==> flow/design.v <==
`timescale 1ns / 1ps
module ram # 
    (parameter ADDR_WIDTH = 4, DATA_WIDTH = 32)
    (
        input                       clk,
        input                       write_enable,
        input   [ADDR_WIDTH-1:0]    addr,
        input   [DATA_WIDTH-1:0]    data_in,
        output  [DATA_WIDTH-1:0]    data_out
    );
    parameter numRegisters = 1 << (ADDR_WIDTH) ;
    reg [DATA_WIDTH-1:0] ram [numRegisters-1:0] ;
    integer i;
    always @(posedge clk) begin
        if (write_enable)
            ram[addr] <= data_in ;
    end
    assign data_out = ram[addr] ;
endmodule
`timescale 1ns / 1ps
module FIR_Periph #
(parameter C_S_AXI_ADDR_WIDTH = 8, C_S_AXI_DATA_WIDTH = 32, DATA_WIDTH =16, NUM_FILTERS=3, NUM_TAPS=15) (
    input clk,
    input calc,
    output reg calcDone,
    input channel,
    input [DATA_WIDTH-1:0] rawData,
    output reg [DATA_WIDTH-1:0] filterData,
    output reg enabled,
    input                               rd,
    input      [C_S_AXI_ADDR_WIDTH-1:0] rdAddr,
    output reg [C_S_AXI_DATA_WIDTH-1:0] rdData,
    input                               wr,
    input      [C_S_AXI_ADDR_WIDTH-1:0] wrAddr,
    input      [C_S_AXI_DATA_WIDTH-1:0] wrData,
    input reset_l
);
parameter ADDR_WIDTH = C_S_AXI_ADDR_WIDTH-$clog2(C_S_AXI_DATA_WIDTH/8);  
parameter BYTE_BITS = $clog2(C_S_AXI_DATA_WIDTH/8);
parameter TAP_ADDR_WIDTH = $clog2(NUM_TAPS);
parameter RESET = 0, IDLE = 1, CALC = 2 ;
reg [3:0] nextState, currentState;
reg [TAP_ADDR_WIDTH-1:0] hAddr, xAddr;
reg [DATA_WIDTH-1:0] hData, xData;
reg wrX[0:1];
reg [TAP_ADDR_WIDTH-1:0] currentIndex[0:1], currentIndex_D [0:1];
reg [TAP_ADDR_WIDTH-1:0]        xIndex, xIndex_D, hIndex, hIndex_D;
wire signed [DATA_WIDTH-1:0] x[1:0];
reg signed [DATA_WIDTH-1:0] MAC[0:NUM_FILTERS-1], MAC_D [0:NUM_FILTERS-1];
reg signed [2*DATA_WIDTH-1:0] MAC_D_temp [0:NUM_FILTERS-1], temp_output[0:NUM_FILTERS-1];
reg [DATA_WIDTH-1:0] y_D;
reg signed [DATA_WIDTH-1:0] atten[0:NUM_FILTERS-1], atten_D [0:NUM_FILTERS-1];
reg channel_D, channel_Q;
reg [C_S_AXI_DATA_WIDTH-1:0] status, status_D;
ram #(.ADDR_WIDTH(TAP_ADDR_WIDTH),.DATA_WIDTH(DATA_WIDTH)) ram_x0 (
    .clk(clk),
    .addr(xAddr),
    .write_enable(wrX[0]),
    .data_in(xData),
    .data_out(x[0])
);
ram #(.ADDR_WIDTH(TAP_ADDR_WIDTH),.DATA_WIDTH(DATA_WIDTH)) ram_x1 (
    .clk(clk),
    .addr(xAddr),
    .write_enable(wrX[1]),
    .data_in(xData),
    .data_out(x[1])
);
reg wrH [0:NUM_FILTERS-1];
wire signed [DATA_WIDTH-1:0] h  [0:NUM_FILTERS-1];
genvar j;
generate
    for(j=0; j<NUM_FILTERS; j=j+1) begin
        ram #(TAP_ADDR_WIDTH, DATA_WIDTH) ram_h
        (
            .clk(clk),
            .addr(hAddr),
            .write_enable(wrH[j]),
            .data_in(hData),
            .data_out(h[j])
        );
    end
endgenerate
integer i;
always @ * begin
    enabled = status[1];
    for(i=0; i<NUM_FILTERS; i=i+1) begin
        atten_D[i] = atten[i];
    end
    if ( wr & wrAddr[C_S_AXI_ADDR_WIDTH-1:BYTE_BITS]>=(NUM_FILTERS*NUM_TAPS) ) begin
        atten_D[wrAddr[C_S_AXI_ADDR_WIDTH-1:BYTE_BITS]-(NUM_FILTERS*NUM_TAPS)] = wrData;
    end
    rdData = 0;
    if(rd) begin
        rdData = status;
    end
    status_D = status;
    nextState = currentState;
    wrX[0] = 0;
    wrX[1] = 0;
    y_D = filterData;
    xIndex_D = xIndex;
    hIndex_D = hIndex;
    xAddr = 0;
    hAddr = 0;
    xData = 0;
    hData = 0;
    currentIndex_D[0] = currentIndex[0];
    currentIndex_D[1] = currentIndex[1];
    calcDone = 0;
    channel_D = channel_Q;
    for(i=0; i<NUM_FILTERS; i=i+1) begin
        wrH[i] = 0;
        MAC_D_temp[i] = 0;
        MAC_D[i] = MAC[i];
        temp_output[i] = 0;
    end
    case (currentState)
        IDLE: begin
            for(i=0; i<NUM_FILTERS; i=i+1) begin
                MAC_D[i] = 0;
            end
            if ( calc & enabled ) begin
                nextState = CALC;
                channel_D = channel;
                wrX[channel_D] = 1;
                xAddr = currentIndex[channel_D];
                xData = rawData;
                xIndex_D = currentIndex[channel_D];
                hIndex_D = 0;
            end
            else if ( wr & wrAddr[C_S_AXI_ADDR_WIDTH-1:BYTE_BITS]<(NUM_FILTERS*NUM_TAPS)) begin
                for(i=0; i<NUM_FILTERS; i=i+1) begin
                    if(wrAddr[C_S_AXI_ADDR_WIDTH-1:BYTE_BITS]>=i*NUM_TAPS && wrAddr[C_S_AXI_ADDR_WIDTH-1:BYTE_BITS]<(i+1)*NUM_TAPS) begin
                        wrH[i] = 1;
                        hAddr = wrAddr[ADDR_WIDTH+1:BYTE_BITS]-i*NUM_TAPS;
                        hData = wrData[DATA_WIDTH-1:0];
                    end
                end
            end
            if(wr & wrAddr[C_S_AXI_ADDR_WIDTH-1:BYTE_BITS]==(NUM_FILTERS*NUM_TAPS)+NUM_FILTERS) begin  
                status_D[1] = 1;
            end
        end
        CALC: begin
            hAddr = hIndex;
            xAddr = xIndex;
            for(i=0; i<NUM_FILTERS; i=i+1) begin
                MAC_D_temp[i] = (x[channel_Q]*h[i] + 32'sh4000);
                MAC_D[i] = MAC[i] + MAC_D_temp[i][2*DATA_WIDTH-2:DATA_WIDTH-1];
            end
            xIndex_D = xIndex - 1'b1;
            if(xIndex == 0) begin
                xIndex_D = NUM_TAPS - 1;
            end
            hIndex_D = hIndex + 1'b1;
            if (hIndex == NUM_TAPS - 1) begin
                nextState = IDLE;
                y_D = 0;
                for(i=0; i<NUM_FILTERS; i=i+1) begin
                    temp_output[i] = atten[i]*MAC_D[i] + 32'sh2000;
                    y_D = y_D + temp_output[i][2*DATA_WIDTH-3:DATA_WIDTH-2];
                end
                calcDone = 1;
                currentIndex_D[channel_Q] = currentIndex[channel_Q] + 1'b1;
                if(currentIndex[channel_Q] == NUM_TAPS - 1) begin
                    currentIndex_D[channel_Q] = 0;
                end
            end
        end
        RESET: begin
            xAddr = xIndex;
            wrX[0] = 1;
            wrX[1] = 1;
            xData = 0;
            xIndex_D = xIndex+1'b1;
            if(xIndex == NUM_TAPS - 1) begin
                status_D[0]=1;
                nextState = IDLE;
            end
        end
        default: begin
            nextState = IDLE;
        end
    endcase
end
always @(posedge clk) begin
    if(!reset_l) begin
        currentIndex[0] <= 0;
        currentIndex[1] <= 0;
        currentState <= RESET;
        filterData <= 0;
        xIndex <= 0;
        hIndex <= 0;
        for(i=0; i<NUM_FILTERS;i=i+1) begin
            atten[i] <= 0;
            MAC[i] <= 0;
        end
        channel_Q <= 0;
        status <= 0;
    end
    else begin
        currentState <= nextState;
        currentIndex[0] <= currentIndex_D[0];
        currentIndex[1] <= currentIndex_D[1];
        xIndex <= xIndex_D;
        hIndex <= hIndex_D;
        for(i=0; i<NUM_FILTERS; i=i+1) begin
            MAC[i] <= MAC_D[i];
            atten[i] <= atten_D[i];
        end
        filterData <= y_D;
        channel_Q <= channel_D;
        status <= status_D;
    end
end
endmodule
; Step by step through the tools: FIR_Periph
; Each step is given for the RTL above and for the edited RTL.
; Lines under "before" count in the file above, lines under "after" in the edited file.
; "diff" is "after" less "before", of the values as shown.
; Operators carry their Yosys type and port widths (W data, S select, Z words).
; Library cell names are shortened.
; A cell with - has no value.
[design]
design = FIR_Periph
clk_port = clk
library = sky130hd
lib_corner = tt_025C_1v80

; Edit of the RTL
; The edit as a unified diff against the file above.
; This change comes from a script, not from a designer. The edited design behaves differently; no optimisation was intended.
; begin of diff
@@ -20,5 +20,5 @@
 `timescale 1ns / 1ps
 module FIR_Periph #
-(parameter C_S_AXI_ADDR_WIDTH = 8, C_S_AXI_DATA_WIDTH = 32, DATA_WIDTH =16, NUM_FILTERS=3, NUM_TAPS=15) (
+(parameter C_S_AXI_ADDR_WIDTH = 8, C_S_AXI_DATA_WIDTH = 32, DATA_WIDTH =12, NUM_FILTERS=3, NUM_TAPS=15) (
     input clk,
     input calc,
; end of diff

; After elaboration
; Counts by Yosys on the flattened word-level netlist (proc, flatten, opt, wreduce). Print and check cells are left out. Cells with the same type and inputs are merged into one.
; Memory sizes are those after Yosys's memory passes, which may raise the word count (mostly to a power of two), join words into wider ones and drop unused or constant bits.
[bits]
columns = item, before, after, diff
row1 = regBits, 135, 107, -28
row2 = ram_bits, 1280, 960, -320
row3 = memories, 5, 5, 0
row4 = input_bits, 70, 66, -4
row5 = output_inout_bits, 50, 46, -4
row6 = wordCells, 163, 163, 0
[mem_list]
columns = item, before, after
row1 = mem_shapes, genblk1[0].ram_h.ram 16 x 16 bit 1R1W; genblk1[1].ram_h.ram 16 x 16 bit 1R1W; genblk1[2].ram_h.ram 16 x 16 bit 1R1W; ram_x0.ram 16 x 16 bit 1R1W; ram_x1.ram 16 x 16 bit 1R1W, genblk1[0].ram_h.ram 16 x 12 bit 1R1W; genblk1[1].ram_h.ram 16 x 12 bit 1R1W; genblk1[2].ram_h.ram 16 x 12 bit 1R1W; ram_x0.ram 16 x 12 bit 1R1W; ram_x1.ram 16 x 12 bit 1R1W
[op_classes]
columns = item, before, after, diff
row1 = n_addsub, 18, 18, 0
row2 = n_mul, 6, 6, 0
row3 = compare, 7, 7, 0
row4 = equal, 11, 11, 0
row5 = n_mux, 76, 76, 0
row6 = bitwise, 6, 6, 0
row7 = reduce_logical, 19, 19, 0
[ops]
columns = op, before, after, diff
row1 = $mux W16, 14, 0, -14
row2 = $mux W12, 0, 14, 14
row3 = $add A16 B16 Y16, 5, 0, -5
row4 = $add A12 B12 Y12, 0, 5, 5
row5 = $pmux W16 S2, 4, 0, -4
row6 = $pmux W12 S2, 0, 4, 4
row7 = $add A30 B15 Y30 const B, 3, 0, -3
row8 = $add A31 B16 Y31 const B, 3, 0, -3
row9 = $mul A16 B16 Y30, 3, 0, -3
row10 = $mul A16 B16 Y31, 3, 0, -3
row11 = $add A22 B15 Y22 const B, 0, 3, 3
row12 = $add A23 B16 Y23 const B, 0, 3, 3
row13 = $mul A12 B12 Y22, 0, 3, 3
row14 = $mul A12 B12 Y23, 0, 3, 3
; Operator kinds equal on both sides are left out: 34.

; Logic depth
; Depth = most cells in a row (Yosys ltp): at word level without a register or memory, in the mapped netlist without a sequential cell, where the memories' decode and read muxes count.
[depth]
columns = item, before, after, diff
row1 = ltp_word, 10, 10, 0
row2 = ABC_AREA, 0, 0, -
row3 = mapped_depth, 95, 85, -10
row4 = depth_no_buf, 86, 76, -10

; After synthesis
; The flow's flattened synthesis, as Yosys stat reports it; memories are mapped. The netlist is that of the ABC_AREA named above (0 if unset); the other value can give another one.
[mapped]
columns = item, before, after, diff
row1 = cells, 10208, 6936, -3272
row2 = yosys_area_mm2, 0.1135276, 0.0751896, -0.0383380
row3 = sequential_area_mm2, 0.0411194, 0.0309497, -0.0101697
row4 = ffs, 1414, 1066, -348
row5 = buf_cells, 513, 400, -113
[by_type]
columns = cell, before, after, diff
row1 = fa_1, 1531, 795, -736
row2 = inv_1, 1700, 1015, -685
row3 = nand2_1, 1323, 925, -398
row4 = nor2_1, 629, 307, -322
row5 = edfxtp_1, 1280, 960, -320
row6 = ha_1, 523, 340, -183
row7 = and2_1, 318, 194, -124
row8 = a311oi_1, 107, 15, -92
row9 = a222oi_1, 0, 90, 90
row10 = clkbuf_1, 377, 288, -89
row11 = mux4_2, 88, 4, -84
row12 = nand3_1, 245, 327, 82
row13 = mux2i_1, 139, 71, -68
row14 = and3_1, 95, 27, -68
row15 = nand2b_1, 123, 59, -64
row16 = or2_2, 314, 254, -60
row17 = a21o_1, 76, 25, -51
row18 = o21ai_0, 57, 98, 41
; Cell types equal on both sides are left out: 8.
; Not every row of either side is listed.
; The figures by module come from a second, unflattened synthesis with its own total; it is not the netlist above.
[unflattened]
columns = item, before, after, diff
row1 = hier_cells, 9173, 5848, -3325
row2 = area_unflattened_mm2, 0.112578, 0.074255, -0.038323
; Rows give one instance, submodules left out.
[by_module_before]
columns = mod, instances, cells, mod_area_mm2, seq_area_mm2
row1 = FIR_Periph, 1, 7083, 0.0637249, 0.0026826
row2 = ram, 5, 418, 0.0097706, 0.0076874
[by_module_after]
columns = mod, instances, cells, mod_area_mm2, seq_area_mm2
row1 = FIR_Periph, 1, 4253, 0.037526, 0.002122
row2 = ram, 5, 319, 0.0073458, 0.0057655

; Path before layout
; Path of least setup slack by OpenSTA after synthesis, without wires, with an ideal clock, recovery checks aside; 20% of the period is set as input and as output delay. Where synthesis merged equal registers, the netlist keeps one of their names.
[synth_timing]
columns = item, before, after, diff
row1 = kind, input to register, input to register, -
row2 = start, input channel, input wrAddr[2], -
row3 = end, register filterData[15], register filterData[11], -
row4 = period_ns, 24.0, 24.0, 0.0
row5 = input_delay_ns, 4.800, 4.800, 0.000
row6 = setup_time_ns, 0.132, 0.137, 0.005
row7 = t_first_pin_ns, 4.800, 4.800, 0.000
row8 = arrival_ns, 24.091, 21.441, -2.650
row9 = required_time_ns, 23.868, 23.863, -0.005
row10 = path_slack_ns, -0.222, 2.422, 2.644
row11 = delay_ns, 19.423, 16.778, -2.645
row12 = stages, 81, 82, 1
row13 = n_path_buf, 9, 9, 0
row14 = synth_period_reached_ns, 24.222, 21.578, -2.644
; "delay_ns" = arrival - input delay + setup time.
; "stages": output pins that drive a net of the path, with the launching flip-flop's if there is one; two outputs of one cell count as two.
; "synth_period_reached_ns" = period - worst setup slack (recovery checks aside). The figure is calculated, with input and output delays left at 20% of the set period.
; The rows between start and end are the longest chain of elaborated cells between them; the timing report does not say that the signal goes this way. Where chains are equally long, one stands for them.
; Each line given opens the expression or statement behind the cell; cells for indexed reads and writes are added by Yosys, which also makes memories of some case tables.
; The chain passes a memory read, where the word-level depth is cut; so it can be longer than that depth.
[synth_via_before]
path_cell_list = buf_4 mux2_4 a21oi_4 buf_6 buf_4 buf_2 buf_1 buf_1 mux4_2 a22oi_1 nand3_1 o21ai_0 clkbuf_1 clkbuf_1 nor2_1 fa_1 inv_1 fa_1 [... 45 more ...] o31ai_1 nand2b_1 a21o_1 a21oi_1 xor2_1 fa_1 inv_1 ha_1 nand2_1 o41ai_1 xnor2_1 xnor2_1 xnor2_1 xnor2_1 xnor2_1 xnor3_1 nand2_1 a21oi_1
elab_chain_len = 14
cells_between = 25
classes_between = 11 x add/sub; 6 x mul; 5 x mux; 1 x logic; 2 x memory
[synth_rtl_before]
columns = item, line
row1 = start: declaration, 26  ; input channel,
row2 = $not A1 Y1, 127  ; xAddr = currentIndex[channel_D];
row3 = $pmux W4 S2, 127
row4 = $mux W4, 123  ; if ( calc & enabled ) begin
row5 = $pmux W4 S2, 118  ; case (currentState)
row6 = $mem_v2 Z16 W16, 12  ; reg [DATA_WIDTH-1:0] ram [numRegisters-1:0] ;
row7 = $pmux W16 S2, 149  ; MAC_D_temp[i] = (x[channel_Q]*h[i] + 32'sh4000);
row8 = $mux W16, 118
row9 = $mul A16 B16 Y31, 149
row10 = $add A31 B16 Y31, 149
row11 = $add A16 B16 Y16, 150  ; MAC_D[i] = MAC[i] + MAC_D_temp[i][2*DATA_WIDTH-2:DATA_WIDTH-1];
row12 = $mul A16 B16 Y30, 161  ; temp_output[i] = atten[i]*MAC_D[i] + 32'sh2000;
row13 = $add A30 B15 Y30, 161
row14 = $add A16 B16 Y16 (2 in a row), 162  ; y_D = y_D + temp_output[i][2*DATA_WIDTH-3:DATA_WIDTH-2];
row15 = end: assignment, 192  ; filterData <= 0;
row16 = end: assignment, 212  ; filterData <= y_D;
row17 = end: declaration, 28  ; output reg [DATA_WIDTH-1:0] filterData,
[synth_via_after]
path_cell_list = inv_1 ha_1 o2111ai_2 a211oi_2 a221o_2 nand2_4 buf_6 buf_2 buf_2 buf_2 clkbuf_1 buf_2 buf_2 nand2_1 nand3_1 nand3_1 nand3_1 o21ai_0 [... 46 more ...] a21oi_1 a311oi_1 o21a_1 o21a_1 or2_2 fa_1 inv_1 ha_1 a21o_1 a31oi_1 o21ai_0 xnor2_1 xnor2_1 xnor2_1 xnor3_1 xnor3_1 xnor2_1 a21oi_1
elab_chain_len = 16
cells_between = 38
classes_between = 13 x add/sub; 6 x mul; 6 x compare; 6 x mux; 1 x logic; 3 x reduce/logical; 3 x memory
[synth_rtl_after]
columns = item, line
row1 = start: declaration, 34  ; input      [C_S_AXI_ADDR_WIDTH-1:0] wrAddr,
row2 = $ge A6 B1 Y1, 134  ; if(wrAddr[C_S_AXI_ADDR_WIDTH-1:BYTE_BITS]>=i*NUM_TAPS && wrAddr[C_S_AXI_ADDR_WIDTH-1:BYTE_BITS]<(i+1)*NUM_TAPS ...
row3 = $logic_and A1 B1 Y1, 134
row4 = $mux W4 (3 in a row), 134
row5 = $mux W4, 132  ; else if ( wr & wrAddr[C_S_AXI_ADDR_WIDTH-1:BYTE_BITS]<(NUM_FILTERS*NUM_TAPS)) begin
row6 = $mux W4, 123  ; if ( calc & enabled ) begin
row7 = $pmux W4 S2, 118  ; case (currentState)
row8 = $mem_v2 Z16 W12, 12  ; reg [DATA_WIDTH-1:0] ram [numRegisters-1:0] ;
row9 = $mul A12 B12 Y23, 149  ; MAC_D_temp[i] = (x[channel_Q]*h[i] + 32'sh4000);
row10 = $add A23 B16 Y23, 149
row11 = $add A12 B12 Y12, 150  ; MAC_D[i] = MAC[i] + MAC_D_temp[i][2*DATA_WIDTH-2:DATA_WIDTH-1];
row12 = $mul A12 B12 Y22, 161  ; temp_output[i] = atten[i]*MAC_D[i] + 32'sh2000;
row13 = $add A22 B15 Y22, 161
row14 = $add A12 B12 Y12 (2 in a row), 162  ; y_D = y_D + temp_output[i][2*DATA_WIDTH-3:DATA_WIDTH-2];
row15 = end: assignment, 192  ; filterData <= 0;
row16 = end: assignment, 212  ; filterData <= y_D;
row17 = end: declaration, 28  ; output reg [DATA_WIDTH-1:0] filterData,

; Timing after layout
; Path of least setup slack in the final report of the runs of pair A (OpenROAD, finished layout, wires in). Where an end is a register, its clock arrival counts in the times.
[layout_timing]
columns = item, before, after, diff
row1 = kind, input to register, input to register, -
row2 = start, input wrAddr[4], input wrAddr[2], -
row3 = end, register filterData[15], register filterData[11], -
row4 = period_ns, 23.6, 23.6, 0.0
row5 = input_delay_ns, 4.72, 4.72, 0.00
row6 = setup_time_ns, 0.15, 0.14, -0.01
row7 = t_first_pin_ns, 4.72, 4.72, 0.00
row8 = arrival_ns, 23.73, 23.20, -0.53
row9 = required_time_ns, 24.23, 24.18, -0.05
row10 = path_slack_ns, 0.50, 0.98, 0.48
row11 = stages, 86, 73, -13
row12 = n_path_buf, 13, 6, -7
; The rows between start and end are the longest chain of elaborated cells between them; the timing report does not say that the signal goes this way. Where chains are equally long, one stands for them.
; The chain passes a memory read, where the word-level depth is cut; so it can be longer than that depth.
[layout_via_before]
path_cell_list = clkdlybuf4s50_1 buf_12 nand3_4 mux2_4 a32o_2 a21oi_4 buf_12 buf_8 buf_4 clkbuf_16 nand2_1 a311oi_4 a211oi_2 buf_4 buf_4 or2_2 fa_1 fa_1 [... 50 more ...] nor2b_2 o21ai_1 nand2b_1 a2111oi_4 nor4_2 nor2_1 nor2b_1 o21a_1 nor4_4 o41ai_4 xnor2_1 xnor2_1 xnor2_1 xnor2_1 xnor2_1 xnor3_1 nand2_1 a21oi_1
elab_chain_len = 16
cells_between = 38
classes_between = 13 x add/sub; 6 x mul; 6 x compare; 6 x mux; 1 x logic; 3 x reduce/logical; 3 x memory
[layout_rtl_before]
columns = item, line
row1 = start: declaration, 34  ; input      [C_S_AXI_ADDR_WIDTH-1:0] wrAddr,
row2 = $ge A6 B1 Y1, 134  ; if(wrAddr[C_S_AXI_ADDR_WIDTH-1:BYTE_BITS]>=i*NUM_TAPS && wrAddr[C_S_AXI_ADDR_WIDTH-1:BYTE_BITS]<(i+1)*NUM_TAPS ...
row3 = $logic_and A1 B1 Y1, 134
row4 = $mux W4 (3 in a row), 134
row5 = $mux W4, 132  ; else if ( wr & wrAddr[C_S_AXI_ADDR_WIDTH-1:BYTE_BITS]<(NUM_FILTERS*NUM_TAPS)) begin
row6 = $mux W4, 123  ; if ( calc & enabled ) begin
row7 = $pmux W4 S2, 118  ; case (currentState)
row8 = $mem_v2 Z16 W16, 12  ; reg [DATA_WIDTH-1:0] ram [numRegisters-1:0] ;
row9 = $mul A16 B16 Y31, 149  ; MAC_D_temp[i] = (x[channel_Q]*h[i] + 32'sh4000);
row10 = $add A31 B16 Y31, 149
row11 = $add A16 B16 Y16, 150  ; MAC_D[i] = MAC[i] + MAC_D_temp[i][2*DATA_WIDTH-2:DATA_WIDTH-1];
row12 = $mul A16 B16 Y30, 161  ; temp_output[i] = atten[i]*MAC_D[i] + 32'sh2000;
row13 = $add A30 B15 Y30, 161
row14 = $add A16 B16 Y16 (2 in a row), 162  ; y_D = y_D + temp_output[i][2*DATA_WIDTH-3:DATA_WIDTH-2];
row15 = end: assignment, 192  ; filterData <= 0;
row16 = end: assignment, 212  ; filterData <= y_D;
row17 = end: declaration, 28  ; output reg [DATA_WIDTH-1:0] filterData,
[layout_via_after]
path_cell_list = clkdlybuf4s50_1 inv_1 ha_1 nand4b_1 and4_1 a31oi_4 and2_4 buf_12 buf_4 nand2_1 a311oi_1 a211o_1 nand2_1 or2_2 fa_1 fa_1 inv_1 fa_1 [... 37 more ...] nor2b_1 o21ai_0 a21o_1 fa_1 inv_1 ha_1 a21o_1 a31oi_1 o21ai_0 buf_4 xnor2_1 xnor2_1 xnor2_1 xnor3_1 xnor3_1 xnor2_1 buf_4 a21oi_1
elab_chain_len = 16
cells_between = 38
classes_between = 13 x add/sub; 6 x mul; 6 x compare; 6 x mux; 1 x logic; 3 x reduce/logical; 3 x memory
[layout_rtl_after]
columns = item, line
row1 = start: declaration, 34  ; input      [C_S_AXI_ADDR_WIDTH-1:0] wrAddr,
row2 = $ge A6 B1 Y1, 134  ; if(wrAddr[C_S_AXI_ADDR_WIDTH-1:BYTE_BITS]>=i*NUM_TAPS && wrAddr[C_S_AXI_ADDR_WIDTH-1:BYTE_BITS]<(i+1)*NUM_TAPS ...
row3 = $logic_and A1 B1 Y1, 134
row4 = $mux W4 (3 in a row), 134
row5 = $mux W4, 132  ; else if ( wr & wrAddr[C_S_AXI_ADDR_WIDTH-1:BYTE_BITS]<(NUM_FILTERS*NUM_TAPS)) begin
row6 = $mux W4, 123  ; if ( calc & enabled ) begin
row7 = $pmux W4 S2, 118  ; case (currentState)
row8 = $mem_v2 Z16 W12, 12  ; reg [DATA_WIDTH-1:0] ram [numRegisters-1:0] ;
row9 = $mul A12 B12 Y23, 149  ; MAC_D_temp[i] = (x[channel_Q]*h[i] + 32'sh4000);
row10 = $add A23 B16 Y23, 149
row11 = $add A12 B12 Y12, 150  ; MAC_D[i] = MAC[i] + MAC_D_temp[i][2*DATA_WIDTH-2:DATA_WIDTH-1];
row12 = $mul A12 B12 Y22, 161  ; temp_output[i] = atten[i]*MAC_D[i] + 32'sh2000;
row13 = $add A22 B15 Y22, 161
row14 = $add A12 B12 Y12 (2 in a row), 162  ; y_D = y_D + temp_output[i][2*DATA_WIDTH-3:DATA_WIDTH-2];
row15 = end: assignment, 192  ; filterData <= 0;
row16 = end: assignment, 212  ; filterData <= y_D;
row17 = end: declaration, 28  ; output reg [DATA_WIDTH-1:0] filterData,

; Flow runs
; Both versions went through the flow (Yosys, OpenROAD) with the same settings in each pair. Constraints: input delay and output delay 20% of the set period each, output load 0.01 pF.
[flow_settings_pair_A]
CORE_UTILIZATION = 45
PLACE_DENSITY = 0.6
period_ns = 23.6
CAP_MARGIN = 20
CORE_MARGIN = 2
SLEW_MARGIN = 20
[measured_pair_A]
columns = item, before, after, diff
row1 = synth_area_mm2, 0.1135276, 0.0751896, -0.0383380
row2 = die_footprint_mm2, 0.256319, 0.170375, -0.085944
row3 = utilization_frac, 0.531, 0.504, -0.027
row4 = worstSetupSlack_ns, 0.495, 0.980, 0.485
row5 = timing.setup.tns_ns, 0.000, 0.000, 0.000
row6 = timing.hold.ws_ns, 0.453, 0.474, 0.021
[flow_settings_pair_B]
CORE_MARGIN = 8
CORE_UTILIZATION = 25
CTS_CLUSTER_DIAMETER = 313
CTS_CLUSTER_SIZE = 89
GPL_ROUTABILITY_DRIVEN = 1
GPL_TIMING_DRIVEN = 1
PLACE_DENSITY = 0.59
SETUP_SLACK_MARGIN = 4.99
SLEW_MARGIN = 35
period_ns = 25.0
CAP_MARGIN = 20
[measured_pair_B]
columns = item, before, after, diff
row1 = synth_area_mm2, 0.1135276, 0.0751896, -0.0383380
row2 = die_footprint_mm2, 0.475928, 0.318564, -0.157364
row3 = utilization_frac, 0.287, 0.288, 0.001
row4 = worstSetupSlack_ns, 2.089, 4.314, 2.225
row5 = timing.setup.tns_ns, 0.000, 0.000, 0.000
row6 = timing.hold.ws_ns, 0.479, 0.484, 0.005
